==> flow/design.v <==
module cntwithen #(
    parameter BITWIDTH = 4  
) (
    input wire iClk,  
    input wire iRstN,  
    input wire iEn, 
    input wire iClr, 
    output reg [BITWIDTH - 1:0] oCnt
);
    always@(posedge iClk or negedge iRstN) begin
        if(~iRstN) begin
            oCnt <= 0;
        end else begin
            if(iClr) begin
                oCnt <= 0;
            end else begin
                oCnt <= oCnt + iEn;
            end
        end
    end
endmodule
module lsz # (
    parameter BITWIDTH = 4,
    parameter LOGBITWIDTH = $clog2(BITWIDTH)  
) (
    input wire [BITWIDTH - 1: 0] iGrey,  
    output wire [BITWIDTH - 1: 0] oOneHot,  
    output reg [LOGBITWIDTH - 1: 0] lszIdx  
);
    wire [BITWIDTH - 1: 0] tc;  
    genvar i;
    assign tc[0] = ~iGrey[0]; 
    generate 
        for (i = 1; i < BITWIDTH; i = i + 1) begin
            assign tc[i] = tc[i - 1] | ~iGrey[i];
        end
    endgenerate
    genvar j;
    assign oOneHot[0] = tc[0];
    generate 
        for(j = 1; j < BITWIDTH; j = j + 1) begin
            assign oOneHot[j] = tc[j - 1] ^ tc[j];
        end
    endgenerate
    always@(*) begin
        case(oOneHot)
            'd1 : lszIdx = 'd0;
            'd2 : lszIdx = 'd1;
            'd4 : lszIdx = 'd2;
            'd8 : lszIdx = 'd3;
            'd16 : lszIdx = 'd4;
            'd32 : lszIdx = 'd5;
            'd64 : lszIdx = 'd6;
            'd128 : lszIdx = 'd7;
            'd256 : lszIdx = 'd8;
            'd512 : lszIdx = 'd9;
            default : lszIdx = 'd0;
        endcase
    end
endmodule
module sobolrng_core #(
    parameter BITWIDTH = 8
) (
    input wire iClk,  
    input wire iRstN,  
    input wire iEn,
    input wire iClr,
    input wire [BITWIDTH - 1: 0] iOneHot,  
    input wire [BITWIDTH*BITWIDTH - 1: 0] dirVec,
    output reg [BITWIDTH - 1: 0] oRand  
);
    wire [BITWIDTH * BITWIDTH - 1: 0] orVec;
    wire [BITWIDTH - 1: 0] vec;
    assign orVec[BITWIDTH - 1: 0] = iOneHot[0] ? dirVec[BITWIDTH - 1: 0] : 0;
    genvar i;
    generate 
        for(i = 1; i < BITWIDTH; i = i + 1) begin
            assign orVec[(i+1)*BITWIDTH-1:i*BITWIDTH] = orVec[i*BITWIDTH-1:(i-1)*BITWIDTH] | (iOneHot[i] ? dirVec[(i+1)*BITWIDTH-1 : i*BITWIDTH] : 0);
        end
    endgenerate
    assign vec = orVec[BITWIDTH*BITWIDTH - 1: (BITWIDTH-1)*BITWIDTH];
    always@(posedge iClk or negedge iRstN) begin
        if(~iRstN) begin
            oRand <= 0;
        end else begin
            if(iClr) begin
                oRand <= 0;
            end else begin
                if(iEn) begin
                    oRand <= oRand ^ vec;
                end else begin 
                    oRand <= oRand;
                end 
            end 
        end
    end
endmodule
module sobolrng #(
    parameter BITWIDTH = 8
) (
    input wire iClk,  
    input wire iRstN,  
    input wire iEn, 
    input wire iClr, 
    output wire [BITWIDTH - 1: 0] sobolseq
);
    wire [BITWIDTH - 1: 0] cntNum;
    wire [BITWIDTH - 1: 0] oneHot;
    wire [BITWIDTH*BITWIDTH - 1: 0] dirVec;
    cntwithen #(
        .BITWIDTH(BITWIDTH)
    ) u_cntwithen (
        .iClk(iClk),
        .iRstN(iRstN),
        .iEn(iEn),
        .iClr(iClr),
        .oCnt(cntNum)
    );
    lsz #(
        .BITWIDTH(BITWIDTH)
    ) u_lsz (
        .iGrey(cntNum),
        .oOneHot(oneHot),
        .lszIdx()
    );
        assign dirVec[1*BITWIDTH-1 : 0*BITWIDTH] = 'd128;
        assign dirVec[2*BITWIDTH-1 : 1*BITWIDTH] = 'd64;
        assign dirVec[3*BITWIDTH-1 : 2*BITWIDTH] = 'd32;
        assign dirVec[4*BITWIDTH-1 : 3*BITWIDTH] = 'd16;
        assign dirVec[5*BITWIDTH-1 : 4*BITWIDTH] = 'd8;
        assign dirVec[6*BITWIDTH-1 : 5*BITWIDTH] = 'd4;
        assign dirVec[7*BITWIDTH-1 : 6*BITWIDTH] = 'd2;
        assign dirVec[8*BITWIDTH-1 : 7*BITWIDTH] = 'd1;
    sobolrng_core #(
        .BITWIDTH(BITWIDTH)
    ) u_sobolrng_core (
        .iClk(iClk),
        .iRstN(iRstN),
        .iEn(iEn),
        .iClr(iClr),
        .iOneHot(oneHot),
        .dirVec(dirVec),
        .oRand(sobolseq)
    );
endmodule
module parallelcnt (
    input wire iClk,
    input wire iRstN,
    input wire iA,
    input wire iB,
    output wire [1:0] oC
);
    assign oC = iA + iB;
endmodule
module uSADD #(
    parameter BINPUT = 2
) (
    input wire iClk,
    input wire iRstN, 
    input wire iA,
    input wire iB,
    output wire oC
);
    wire [BINPUT-1:0] PCout;
    reg [1:0] acc;
    parallelcnt u_parallelcnt (
        .iClk(iClk),
        .iRstN(iRstN),
        .iA(iA),
        .iB(iB),
        .oC(PCout)
    );
    always@(posedge iClk or negedge iRstN) begin
        if(~iRstN) begin
            acc <= 0;
        end else begin
            acc <= acc[0] + PCout;
        end
    end
    assign oC = acc[1];
endmodule
module uSSUB #(
    parameter BINPUT = 2
) (
    input wire iClk,
    input wire iRstN, 
    input wire iA,
    input wire iB,
    output wire oC
);
    wire [BINPUT-1:0] PCout;
    reg [1:0] acc;
    parallelcnt u_parallelcnt (
        .iClk(iClk),
        .iRstN(iRstN),
        .iA(iA),
        .iB(~iB),
        .oC(PCout)
    );
    always@(posedge iClk or negedge iRstN) begin
        if(~iRstN) begin
            acc <= 0;
        end else begin
            acc <= acc[0] + PCout;
        end
    end
    assign oC = acc[1];
endmodule
module uMUL_bi #(
    parameter BITWIDTH = 8
) (
    input wire iClk,
    input wire iRstN,
    input wire iA,
    input wire [BITWIDTH - 1: 0] iB,
    input wire loadB,
    input wire iClr,
    output reg oMult
);
    reg [BITWIDTH-1:0] iB_buff;  
    wire [BITWIDTH-1:0] sobolseqIn;
    wire [BITWIDTH-1:0] sobolseq;
    wire andTop;
    wire andBot;
    wire iA_inv = ~iA;
    always@(posedge iClk or negedge iRstN) begin
        if(~iRstN) begin
            iB_buff <= 0;
        end else begin
            if(loadB) begin
                iB_buff <= iB;
            end else begin
                iB_buff <= iB_buff;
            end
        end
    end
    sobolrng #(
        .BITWIDTH(BITWIDTH)
    ) u_sobolrngTop (
        .iClk(iClk),
        .iRstN(iRstN),
        .iEn(iA_inv), 
        .iClr(iClr),
        .sobolseq(sobolseqIn)
    );
    sobolrng #(
        .BITWIDTH(BITWIDTH)
    ) u_sobolrngBot (
        .iClk(iClk),
        .iRstN(iRstN),
        .iEn(iA), 
        .iClr(iClr),
        .sobolseq(sobolseq)
    );
    assign andTop = iA_inv & ~(iB_buff > sobolseqIn);
    assign andBot = iA & (iB_buff > sobolseq);
    always@(*) begin
        oMult <= andTop | andBot;
    end
endmodule
module uButterfly #(
    parameter BITWIDTH = 8,
              BINPUT = 2
) (
    input wire iClk,
    input wire iRstN,
    input wire loadW,
    input wire iClr,
    input wire iReal0,
    input wire iImg0,
    input wire iReal1,
    input wire iImg1,
    input wire [BITWIDTH-1:0] iwReal,
    input wire [BITWIDTH-1:0] iwImg,
    output wire oReal0,
    output wire oImg0,
    output wire oReal1,
    output wire oImg1
);
    wire eq_Real1_x_wReal;
    wire eq_Real1_x_wImg;
    wire eq_Img1_x_wReal;
    wire eq_Img1_x_wImg;
    wire scalerReal0;
    wire scalerImg0;
    wire real_eq;
    wire img_eq;
    reg biZero;
    always@(posedge iClk or negedge iRstN) begin
        if(~iRstN) begin 
            biZero <= 0;
        end else begin
            biZero <= ~biZero;
        end
    end
    uMUL_bi #(
        .BITWIDTH(BITWIDTH)
    )u_uMUL_bi_Real1_x_wReal (
        .iClk(iClk),
        .iRstN(iRstN),
        .iA(iReal1),
        .iB(iwReal),
        .loadB(loadW),
        .iClr(iClr),
        .oMult(eq_Real1_x_wReal)
    );
    uMUL_bi #(
        .BITWIDTH(BITWIDTH)
    ) u_uMUL_bi_Real1_x_wImg (
        .iClk(iClk),
        .iRstN(iRstN),
        .iA(iReal1),
        .iB(iwImg),
        .loadB(loadW),
        .iClr(iClr),
        .oMult(eq_Real1_x_wImg)
    );
    uMUL_bi #(
        .BITWIDTH(BITWIDTH)
    ) u_uMUL_bi_Img1_x_wReal (
        .iClk(iClk),
        .iRstN(iRstN),
        .iA(iImg1),
        .iB(iwReal),
        .loadB(loadW),
        .iClr(iClr),
        .oMult(eq_Img1_x_wReal)
    );
    uMUL_bi #(
        .BITWIDTH(BITWIDTH)
    ) u_uMUL_bi_Img1_x_wImg (
        .iClk(iClk),
        .iRstN(iRstN),
        .iA(iImg1),
        .iB(iwImg),
        .loadB(loadW),
        .iClr(iClr),
        .oMult(eq_Img1_x_wImg)
    );
    uSSUB #(
        .BINPUT(BINPUT)
    ) u_uSSUB_realeq (
        .iClk(iClk),
        .iRstN(iRstN),
        .iA(eq_Real1_x_wReal),
        .iB(eq_Img1_x_wImg),
        .oC(real_eq)
    );
    uSADD #(
        .BINPUT(BINPUT)
    ) u_uSADD_imgeq (
        .iClk(iClk),
        .iRstN(iRstN),
        .iA(eq_Real1_x_wImg),
        .iB(eq_Img1_x_wReal),
        .oC(img_eq) 
    );
    uSADD #(
        .BINPUT(BINPUT)
    ) u_uSADD_scalerReal (
        .iClk(iClk),
        .iRstN(iRstN),
        .iA(iReal0),
        .iB(biZero),
        .oC(scalerReal0)
    );
    uSADD #(
        .BINPUT(BINPUT)
    ) uSADD_scalerImg (
        .iClk(iClk),
        .iRstN(iRstN),
        .iA(iImg0),
        .iB(biZero),
        .oC(scalerImg0)
    );
    uSADD #(
        .BINPUT(BINPUT)
    ) u_uSADD_oReal0 (
        .iClk(iClk),
        .iRstN(iRstN),
        .iA(scalerReal0),
        .iB(real_eq),
        .oC(oReal0) 
    );
    uSADD #(
        .BINPUT(BINPUT)
    ) u_uSADD_oImg0 (
        .iClk(iClk),
        .iRstN(iRstN),
        .iA(scalerImg0),
        .iB(img_eq),
        .oC(oImg0) 
    );
    uSSUB #(
        .BINPUT(BINPUT)
    ) u_uSSUB_oReal1 (
        .iClk(iClk),
        .iRstN(iRstN),
        .iA(scalerReal0),
        .iB(real_eq),
        .oC(oReal1) 
    );
    uSSUB #(
        .BINPUT(BINPUT)
    ) u_uSSUB_oImg1 (
        .iClk(iClk),
        .iRstN(iRstN),
        .iA(scalerImg0),
        .iB(img_eq),
        .oC(oImg1) 
    );
endmodule
module uSFFT #(
    parameter BITWIDTH = 8,
    parameter BINPUT = 2
) (
    input wire iClk,
    input wire iRstN,
    input wire loadW,
    input wire iClr,
    input wire iAReal0,
    input wire iAImg0,
    input wire iAReal1,
    input wire iAImg1,
    input wire iBReal0,
    input wire iBImg0,
    input wire iBReal1,
    input wire iBImg1,
    input wire [BITWIDTH-1:0] iwReal,
    input wire [BITWIDTH-1:0] iwImg,
    output wire oCReal0,
    output wire oCImg0,
    output wire oCReal1,
    output wire oCImg1,
    output wire oDReal0,
    output wire oDImg0,
    output wire oDReal1,
    output wire oDImg1
);
    wire mid1_Real0;
    wire mid1_Img0;
    wire mid1_Real1;
    wire mid1_Img1;
    wire mid2_Real0;
    wire mid2_Img0;
    wire mid2_Real1;
    wire mid2_Img1;
    uButterfly #(
        .BITWIDTH(BITWIDTH),
        .BINPUT(BINPUT)
    ) u_uButterfly_in1 (
        .iClk(iClk),
        .iRstN(iRstN),
        .loadW(loadW),
        .iClr(iClr),
        .iReal0(iAReal0),
        .iImg0(iAImg0),
        .iReal1(iAReal1),
        .iImg1(iAImg1),
        .iwReal(iwReal),
        .iwImg(iwImg),
        .oReal0(mid1_Real0),
        .oImg0(mid1_Img0),
        .oReal1(mid1_Real1),
        .oImg1(mid1_Img1)
    );
    uButterfly #(
        .BITWIDTH(BITWIDTH),
        .BINPUT(BINPUT)
    ) u_uButterfly_in2 (
        .iClk(iClk),
        .iRstN(iRstN),
        .loadW(loadW),
        .iClr(iClr),
        .iReal0(iBReal0),
        .iImg0(iBImg0),
        .iReal1(iBReal1),
        .iImg1(iBImg1),
        .iwReal(iwReal),
        .iwImg(iwImg),
        .oReal0(mid2_Real0),
        .oImg0(mid2_Img0),
        .oReal1(mid2_Real1),
        .oImg1(mid2_Img1)
    );
    uButterfly #(
        .BITWIDTH(BITWIDTH),
        .BINPUT(BINPUT)
    ) u_uButterfly_out13 (
        .iClk(iClk),
        .iRstN(iRstN),
        .loadW(loadW),
        .iClr(iClr),
        .iReal0(mid1_Real0),
        .iImg0(mid1_Img0),
        .iReal1(mid2_Real0),
        .iImg1(mid2_Img0),
        .iwReal(iwReal),
        .iwImg(iwImg),
        .oReal0(oCReal0),
        .oImg0(oCImg0),
        .oReal1(oCReal1),
        .oImg1(oCImg1)
    );
    uButterfly #(
        .BITWIDTH(BITWIDTH),
        .BINPUT(BINPUT)
    ) u_uButterfly_out24 (
        .iClk(iClk),
        .iRstN(iRstN),
        .loadW(loadW),
        .iClr(iClr),
        .iReal0(mid1_Real1),
        .iImg0(mid1_Img1),
        .iReal1(mid2_Real1),
        .iImg1(mid2_Img1),
        .iwReal(iwReal),
        .iwImg(iwImg),
        .oReal0(oDReal0),
        .oImg0(oDImg0),
        .oReal1(oDReal1),
        .oImg1(oDImg1)
    );
endmodule
--- tool output ---
* From RTL to reports: uSFFT
Each step is given for the RTL above and for the edited RTL. "before" refers to lines of the RTL above, "after" to lines of the edited file. "change": "after" minus "before" as printed here. "relative change": 100 x difference / "before". Operators carry their Yosys type and port widths (W data, S select, Z words). Cell names lack the library's common part. Not given: n/a
Inputs: top uSFFT, clock port iClk, standard-cell library sky130hd, timing corner tt_025C_1v80

* Diff
The edit as a unified diff against the file above. The edited RTL no longer does the same as the RTL above: the edit was made by script, with no optimisation intended.
begin of diff
@@ -305,15 +305,5 @@
         .oMult(eq_Real1_x_wReal)
     );
-    uMUL_bi #(
-        .BITWIDTH(BITWIDTH)
-    ) u_uMUL_bi_Real1_x_wImg (
-        .iClk(iClk),
-        .iRstN(iRstN),
-        .iA(iReal1),
-        .iB(iwImg),
-        .loadB(loadW),
-        .iClr(iClr),
-        .oMult(eq_Real1_x_wImg)
-    );
+    assign eq_Real1_x_wImg = iReal1;
     uMUL_bi #(
         .BITWIDTH(BITWIDTH)
end of diff

* Elaborated design
Counts by Yosys on the flattened word-level netlist (proc, flatten, opt, wreduce; memories kept). Register bits leave out memories and registers merged into their read ports (data or address). Print and check cells are left out. Cells with the same type and inputs are merged into one.
Bit counts:
- register bits | before 596, after 468, change -128, relative change -21.48%
- output and inout bits | before 8, after 8, change 0, relative change 0.00%
- cells after elaboration | before 1646, after 1270, change -376, relative change -22.84%
Operators by class:
- $add $sub $neg | before 96, after 88, change -8, relative change -8.33%
- magnitude comparators | before 32, after 24, change -8, relative change -25.00%
- eq/ne operators | before 8, after 8, change 0, relative change 0.00%
- multiplexer cells | before 352, after 264, change -88, relative change -25.00%
- bitwise operators | before 1048, after 792, change -256, relative change -24.43%
- reductions and logical operators | before 8, after 8, change 0, relative change 0.00%
Operators by type and width:
- $not A1 Y1 | before 296, after 228, change -68, relative change -22.97%
- $or A1 B1 Y1 | before 240, after 180, change -60, relative change -25.00%
- $xor A1 B1 Y1 | before 224, after 168, change -56, relative change -25.00%
- $mux W8 | before 128, after 96, change -32, relative change -25.00%
- $add A8 B1 Y8 | before 32, after 24, change -8, relative change -25.00%
- $and A1 B1 Y1 | before 32, after 24, change -8, relative change -25.00%
- $gt A8 B8 Y1 | before 32, after 24, change -8, relative change -25.00%
- $mux W1 | before 32, after 24, change -8, relative change -25.00%
- $mux W2 | before 32, after 24, change -8, relative change -25.00%
- $mux W3 | before 32, after 24, change -8, relative change -25.00%
- $mux W4 | before 32, after 24, change -8, relative change -25.00%
- $mux W5 | before 32, after 24, change -8, relative change -25.00%
- $mux W6 | before 32, after 24, change -8, relative change -25.00%
- $mux W7 | before 32, after 24, change -8, relative change -25.00%
- $or A8 B1 Y8 | before 32, after 24, change -8, relative change -25.00%
- $or A8 B2 Y8 | before 32, after 24, change -8, relative change -25.00%
- $or A8 B3 Y8 | before 32, after 24, change -8, relative change -25.00%
- $or A8 B4 Y8 | before 32, after 24, change -8, relative change -25.00%
- $or A8 B5 Y8 | before 32, after 24, change -8, relative change -25.00%
- $or A8 B6 Y8 | before 32, after 24, change -8, relative change -25.00%
- $or A8 B7 Y8 | before 32, after 24, change -8, relative change -25.00%
- $xor A8 B8 Y8 | before 32, after 24, change -8, relative change -25.00%
- $add A1 B1 Y2 | before 32, after 32, change 0, relative change 0.00%
- $add A1 B2 Y2 | before 32, after 32, change 0, relative change 0.00%
- $ne A2 B2 Y1 const B | before 8, after 8, change 0, relative change 0.00%
- $reduce_bool A2 Y1 | before 8, after 8, change 0, relative change 0.00%

* Depth
Yosys ltp: most cells in a row. Word level: on the elaborated netlist, between registers, memories and ports. Mapped: between sequential cells and ports; inverters and the memories' decode and read muxes count.
Depth:
- word-level depth | before 14, after 14, change 0, relative change 0.00%
- ABC_AREA | before 0, after 0
- depth in mapped cells | before 9, after 9, change 0, relative change 0.00%
- mapped depth without buffers | before 9, after 9, change 0, relative change 0.00%

* Mapped cells and area
The flow's flattened synthesis, as Yosys stat reports it; memories are mapped. The netlist is that of the ABC_AREA named above (0 if unset); the other value can give another one.
Synthesis totals:
- standard cells after synthesis | before 3219, after 2480, change -739, relative change -22.96%
- cell area after synthesis (um2) | before 32471.1, after 25339.3, change -7131.8, relative change -21.96%
- sequential area (um2) | before 14914.3, after 11711.2, change -3203.1, relative change -21.48%
- flip-flop cells | before 596, after 468, change -128, relative change -21.48%
Cell types:
- dfrtp_1 | before 596, after 468, change -128, relative change -21.48%
- ha_1 | before 320, after 240, change -80, relative change -25.00%
- nor2_1 | before 336, after 271, change -65, relative change -19.35%
- a21oi_1 | before 197, after 142, change -55, relative change -27.92%
- inv_1 | before 287, after 238, change -49, relative change -17.07%
- o21ai_0 | before 169, after 120, change -49, relative change -28.99%
- or3_1 | before 142, after 97, change -45, relative change -31.69%
- xnor2_1 | before 212, after 168, change -44, relative change -20.75%
- nand4_1 | before 87, after 54, change -33, relative change -37.93%
- clkbuf_1 | before 61, after 35, change -26, relative change -42.62%
- nand2_1 | before 101, after 76, change -25, relative change -24.75%
- nand3_1 | before 102, after 79, change -23, relative change -22.55%
- xor2_1 | before 95, after 72, change -23, relative change -24.21%
- nor3b_1 | before 72, after 50, change -22, relative change -30.56%
- nor3_1 | before 68, after 48, change -20, relative change -29.41%
- nor2b_1 | before 102, after 83, change -19, relative change -18.63%
- o211ai_1 | before 31, after 17, change -14, relative change -45.16%
- a21o_1 | before 23, after 15, change -8, relative change -34.78%
Not every row of either side is listed. The figures by module come from a second, unflattened synthesis with its own total; it is not the netlist above.
Unflattened totals:
- cell total of the unflattened synthesis | before 5748, after 4356, change -1392, relative change -24.22%
- area (unflattened synthesis) (um2) | before 53951.7, after 41174.5, change -12777.2, relative change -23.68%
Each row is one instance without its submodules.
By module, before:
- sobolrng_core (BITWIDTH=8) | times used 32, cells 82, area 759.5 um2
- cntwithen (BITWIDTH=8) | times used 32, cells 34, area 364.1 um2
- uMUL_bi (BITWIDTH=8) | times used 16, cells 74, area 694.4 um2
- lsz (BITWIDTH=8) | times used 32, cells 19, area 118.9 um2
- uSADD (BINPUT=2) | times used 20, cells 4, area 71.3 um2
- uSSUB (BINPUT=2) | times used 12, cells 5, area 75.1 um2
- parallelcnt | times used 32, cells 1, area 12.5 um2
- sobolrng (BITWIDTH=8) | times used 32, cells 2, area 7.5 um2
- uButterfly | times used 4, cells 2, area 28.8 um2
- uSFFT | times used 1, cells 0, area 0.0 um2
By module, after:
- sobolrng_core (BITWIDTH=8) | times used 24, cells 82, area 759.5 um2
- cntwithen (BITWIDTH=8) | times used 24, cells 34, area 364.1 um2
- uMUL_bi (BITWIDTH=8) | times used 12, cells 74, area 694.4 um2
- lsz (BITWIDTH=8) | times used 24, cells 19, area 118.9 um2
- uSADD (BINPUT=2) | times used 20, cells 4, area 71.3 um2
- uSSUB (BINPUT=2) | times used 12, cells 5, area 75.1 um2
- parallelcnt | times used 32, cells 1, area 12.5 um2
- sobolrng (BITWIDTH=8) | times used 24, cells 2, area 7.5 um2
- uButterfly | times used 4, cells 2, area 28.8 um2
- uSFFT | times used 1, cells 0, area 0.0 um2

* Path before layout
Path of least setup slack by OpenSTA after synthesis, without wires, with an ideal clock, recovery checks aside; 20% of the period is set as input and as output delay. Where synthesis merged equal registers, the netlist keeps one of their names.
Timing after synthesis:
- kind | before register to register, after register to register
- start | before reg (name not given), after reg u_uButterfly_out13.u_uMUL_bi_Real1_x_wReal.iB_buff[5]
- end | before reg u_uButterfly_out13.u_uSSUB_realeq.acc[0], after reg u_uButterfly_out13.u_uSSUB_realeq.acc[0]
- clock period (ns) | before 4.0, after 4.0, change 0.0, relative change 0.00%
- library setup time (ns) | before 0.114, after 0.136, change +0.022
- arrival (ns) | before 2.473, after 2.448, change -0.025, relative change -1.01%
- required time (ns) | before 3.886, after 3.864, change -0.022, relative change -0.57%
- path slack (ns) | before 1.413, after 1.417, change +0.004
- delay of the path (ns) | before 2.587, after 2.584, change -0.003, relative change -0.12%
- stages on the path | before 8, after 7, change -1, relative change -12.50%
- period reached after synthesis (ns) | before 2.587, after 2.583, change -0.004, relative change -0.15%
"delay of the path" is the arrival time less input delay plus setup time. "stages on the path": output pins that drive a net of the path, with the launching flip-flop's if there is one; two outputs of one cell count as two. "period reached after synthesis" = period - worst setup slack (recovery checks aside). The figure is calculated, with input and output delays left at 20% of the set period. The rows between start and end are the longest chain of elaborated cells between them; the timing report does not say that the signal goes this way. Where chains are equally long, one stands for them. A line is the first line of the expression or statement that the cell stems from. Yosys adds cells for indexed reads and writes and turns some case tables into memories. A register here has more assigning lines than the two given.
On the way, after synthesis, before: path through dfrtp_1 > ha_1 > a211oi_1 > nor2_1 > o221a_2 > or4_1 > fa_1 > inv_1, length of the longest elaborated chain 7, elaborated cells on any way between the ends 9
RTL lines, path after synthesis, before:
- $gt A8 B8 Y1 | line 255 | assign andTop = iA_inv & ~(iB_buff > sobolseqIn);
- $not A1 Y1 | line 255
- $and A1 B1 Y1 | line 255
- $or A1 B1 Y1 | line 258 | oMult <= andTop | andBot;
- $not A1 Y1 | line 197 | .iB(~iB),
- $add A1 B1 Y2 | line 153 | assign oC = iA + iB;
- $add A1 B2 Y2 | line 204 | acc <= acc[0] + PCout;
- end, assigned | line 202 | acc <= 0;
- end, assigned | line 204
- end, declared | line 192 | reg [1:0] acc;
On the way, after synthesis, after: path through dfrtp_1 > ha_1 > a211oi_1 > nor2_1 > o221a_2 > or4_1 > fa_1, length of the longest elaborated chain 6, elaborated cells on any way between the ends 8
RTL lines, path after synthesis, after:
- start, declared | line 220 | reg [BITWIDTH-1:0] iB_buff;
- start, assigned | line 231 | iB_buff <= iB;
- start, assigned | line 233 | iB_buff <= iB_buff;
- $gt A8 B8 Y1 | line 255 | assign andTop = iA_inv & ~(iB_buff > sobolseqIn);
- $not A1 Y1 | line 255
- $and A1 B1 Y1 | line 255
- $or A1 B1 Y1 | line 258 | oMult <= andTop | andBot;
- $add A1 B1 Y2 | line 153 | assign oC = iA + iB;
- $add A1 B2 Y2 | line 204 | acc <= acc[0] + PCout;
- end, assigned | line 202 | acc <= 0;
- end, assigned | line 204
- end, declared | line 192 | reg [1:0] acc;

* Timing after layout
From the final timing report of the runs of pair 1: the path of least setup slack in the routed layout; clock arrival at registers is part of the times.
Timing post-layout:
- kind | before register to register, after register to register
- start | before reg (name not given), after reg (name not given)
- end | before reg u_uButterfly_out13.u_uSSUB_realeq.acc[0], after reg u_uButterfly_out13.u_uSADD_imgeq.acc[0]
- clock period (ns) | before 4.0, after 4.0, change 0.0, relative change 0.00%
- library setup time (ns) | before 0.10, after 0.06, change -0.04
- arrival (ns) | before 3.46, after 3.36, change -0.10, relative change -2.89%
- required time (ns) | before 4.48, after 4.54, change +0.06, relative change +1.34%
- path slack (ns) | before 1.02, after 1.18, change +0.16
- stages on the path | before 8, after 10, change +2, relative change +25.00%
The rows between start and end are the longest chain of elaborated cells between them; the timing report does not say that the signal goes this way. Where chains are equally long, one stands for them.
On the way, post-layout, before: path through dfrtp_1 > ha_1 > o21ai_0 > nor2_1 > o221a_2 > or4_1 > fa_1 > inv_1, length of the longest elaborated chain 7, elaborated cells on any way between the ends 9
RTL lines, path post-layout, before:
- $gt A8 B8 Y1 | line 255 | assign andTop = iA_inv & ~(iB_buff > sobolseqIn);
- $not A1 Y1 | line 255
- $and A1 B1 Y1 | line 255
- $or A1 B1 Y1 | line 258 | oMult <= andTop | andBot;
- $not A1 Y1 | line 197 | .iB(~iB),
- $add A1 B1 Y2 | line 153 | assign oC = iA + iB;
- $add A1 B2 Y2 | line 204 | acc <= acc[0] + PCout;
- end, assigned | line 202 | acc <= 0;
- end, assigned | line 204
- end, declared | line 192 | reg [1:0] acc;
On the way, post-layout, after: path through dfrtp_1 > buf_4 > ha_1 > a211oi_1 > nor2_1 > or3_1 > a211oi_1 > a211o_1 > fa_1 > inv_1, length of the longest elaborated chain 6, elaborated cells on any way between the ends 8
RTL lines, path post-layout, after:
- $gt A8 B8 Y1 | line 255 | assign andTop = iA_inv & ~(iB_buff > sobolseqIn);
- $not A1 Y1 | line 255
- $and A1 B1 Y1 | line 255
- $or A1 B1 Y1 | line 258 | oMult <= andTop | andBot;
- $add A1 B1 Y2 | line 153 | assign oC = iA + iB;
- $add A1 B2 Y2 | line 177 | acc <= acc[0] + PCout;
- end, assigned | line 175 | acc <= 0;
- end, assigned | line 177
- end, declared | line 165 | reg [1:0] acc;

* Layout results
Runs of the flow (Yosys, OpenROAD) on both versions; the two runs of a pair have the same settings. The constraints put input and output delay at 20% of the set period each and load the outputs with 0.01 pF.
Flow settings, pair 1: period_ns 4.0, CAP_MARGIN 20, CORE_MARGIN 2, CORE_UTILIZATION 40, SLEW_MARGIN 20
Final reports, pair 1:
- area of the synthesized netlist (um2) | before 32471.1, after 25339.3, change -7131.8, relative change -21.96%
- overall die area (um2) | before 83471.9, after 65377.4, change -18094.5, relative change -21.68%
- standard-cell area after layout (um2) | before 36668.9, after 28518.6, change -8150.3, relative change -22.23%
- utilization in the final report (%) | before 45.6, after 45.4, change -0.2
- setup slack of the critical path (ns) | before 1.025, after 1.176, change +0.151
- setup total negative slack (ns) | before 0.000, after 0.000, change 0.000
- period reached (ns) | before 2.975, after 2.824, change -0.151, relative change -5.08%
Flow settings, pair 2: CAP_MARGIN 25, CELL_PAD_IN_SITES_GLOBAL_PLACEMENT 1, CORE_ASPECT_RATIO 1.04, CORE_UTILIZATION 64, CTS_CLUSTER_DIAMETER 234, GPL_ROUTABILITY_DRIVEN 1, PLACE_DENSITY 0.39, SETUP_SLACK_MARGIN 0.26, SLEW_MARGIN 35, TNS_END_PERCENT 25, period_ns 2.43, CORE_MARGIN 2
Final reports, pair 2:
- area of the synthesized netlist (um2) | before 32471.1, after 25339.3, change -7131.8, relative change -21.96%
- overall die area (um2) | before 52553.2, after 41200.9, change -11352.3, relative change -21.60%
- standard-cell area after layout (um2) | before 37292.0, after 29413.2, change -7878.8, relative change -21.13%
- utilization in the final report (%) | before 74.1, after 75.1, change +1.0
- setup slack of the critical path (ns) | before -0.123, after -0.125, change -0.002
- setup total negative slack (ns) | before -0.809, after -0.482, change +0.327
- period reached (ns) | before 2.553, after 2.555, change +0.002, relative change +0.08%
"period reached" means the clock period less the worst setup slack. The figure is calculated, with input and output delays left at 20% of the set period.
--- end ---
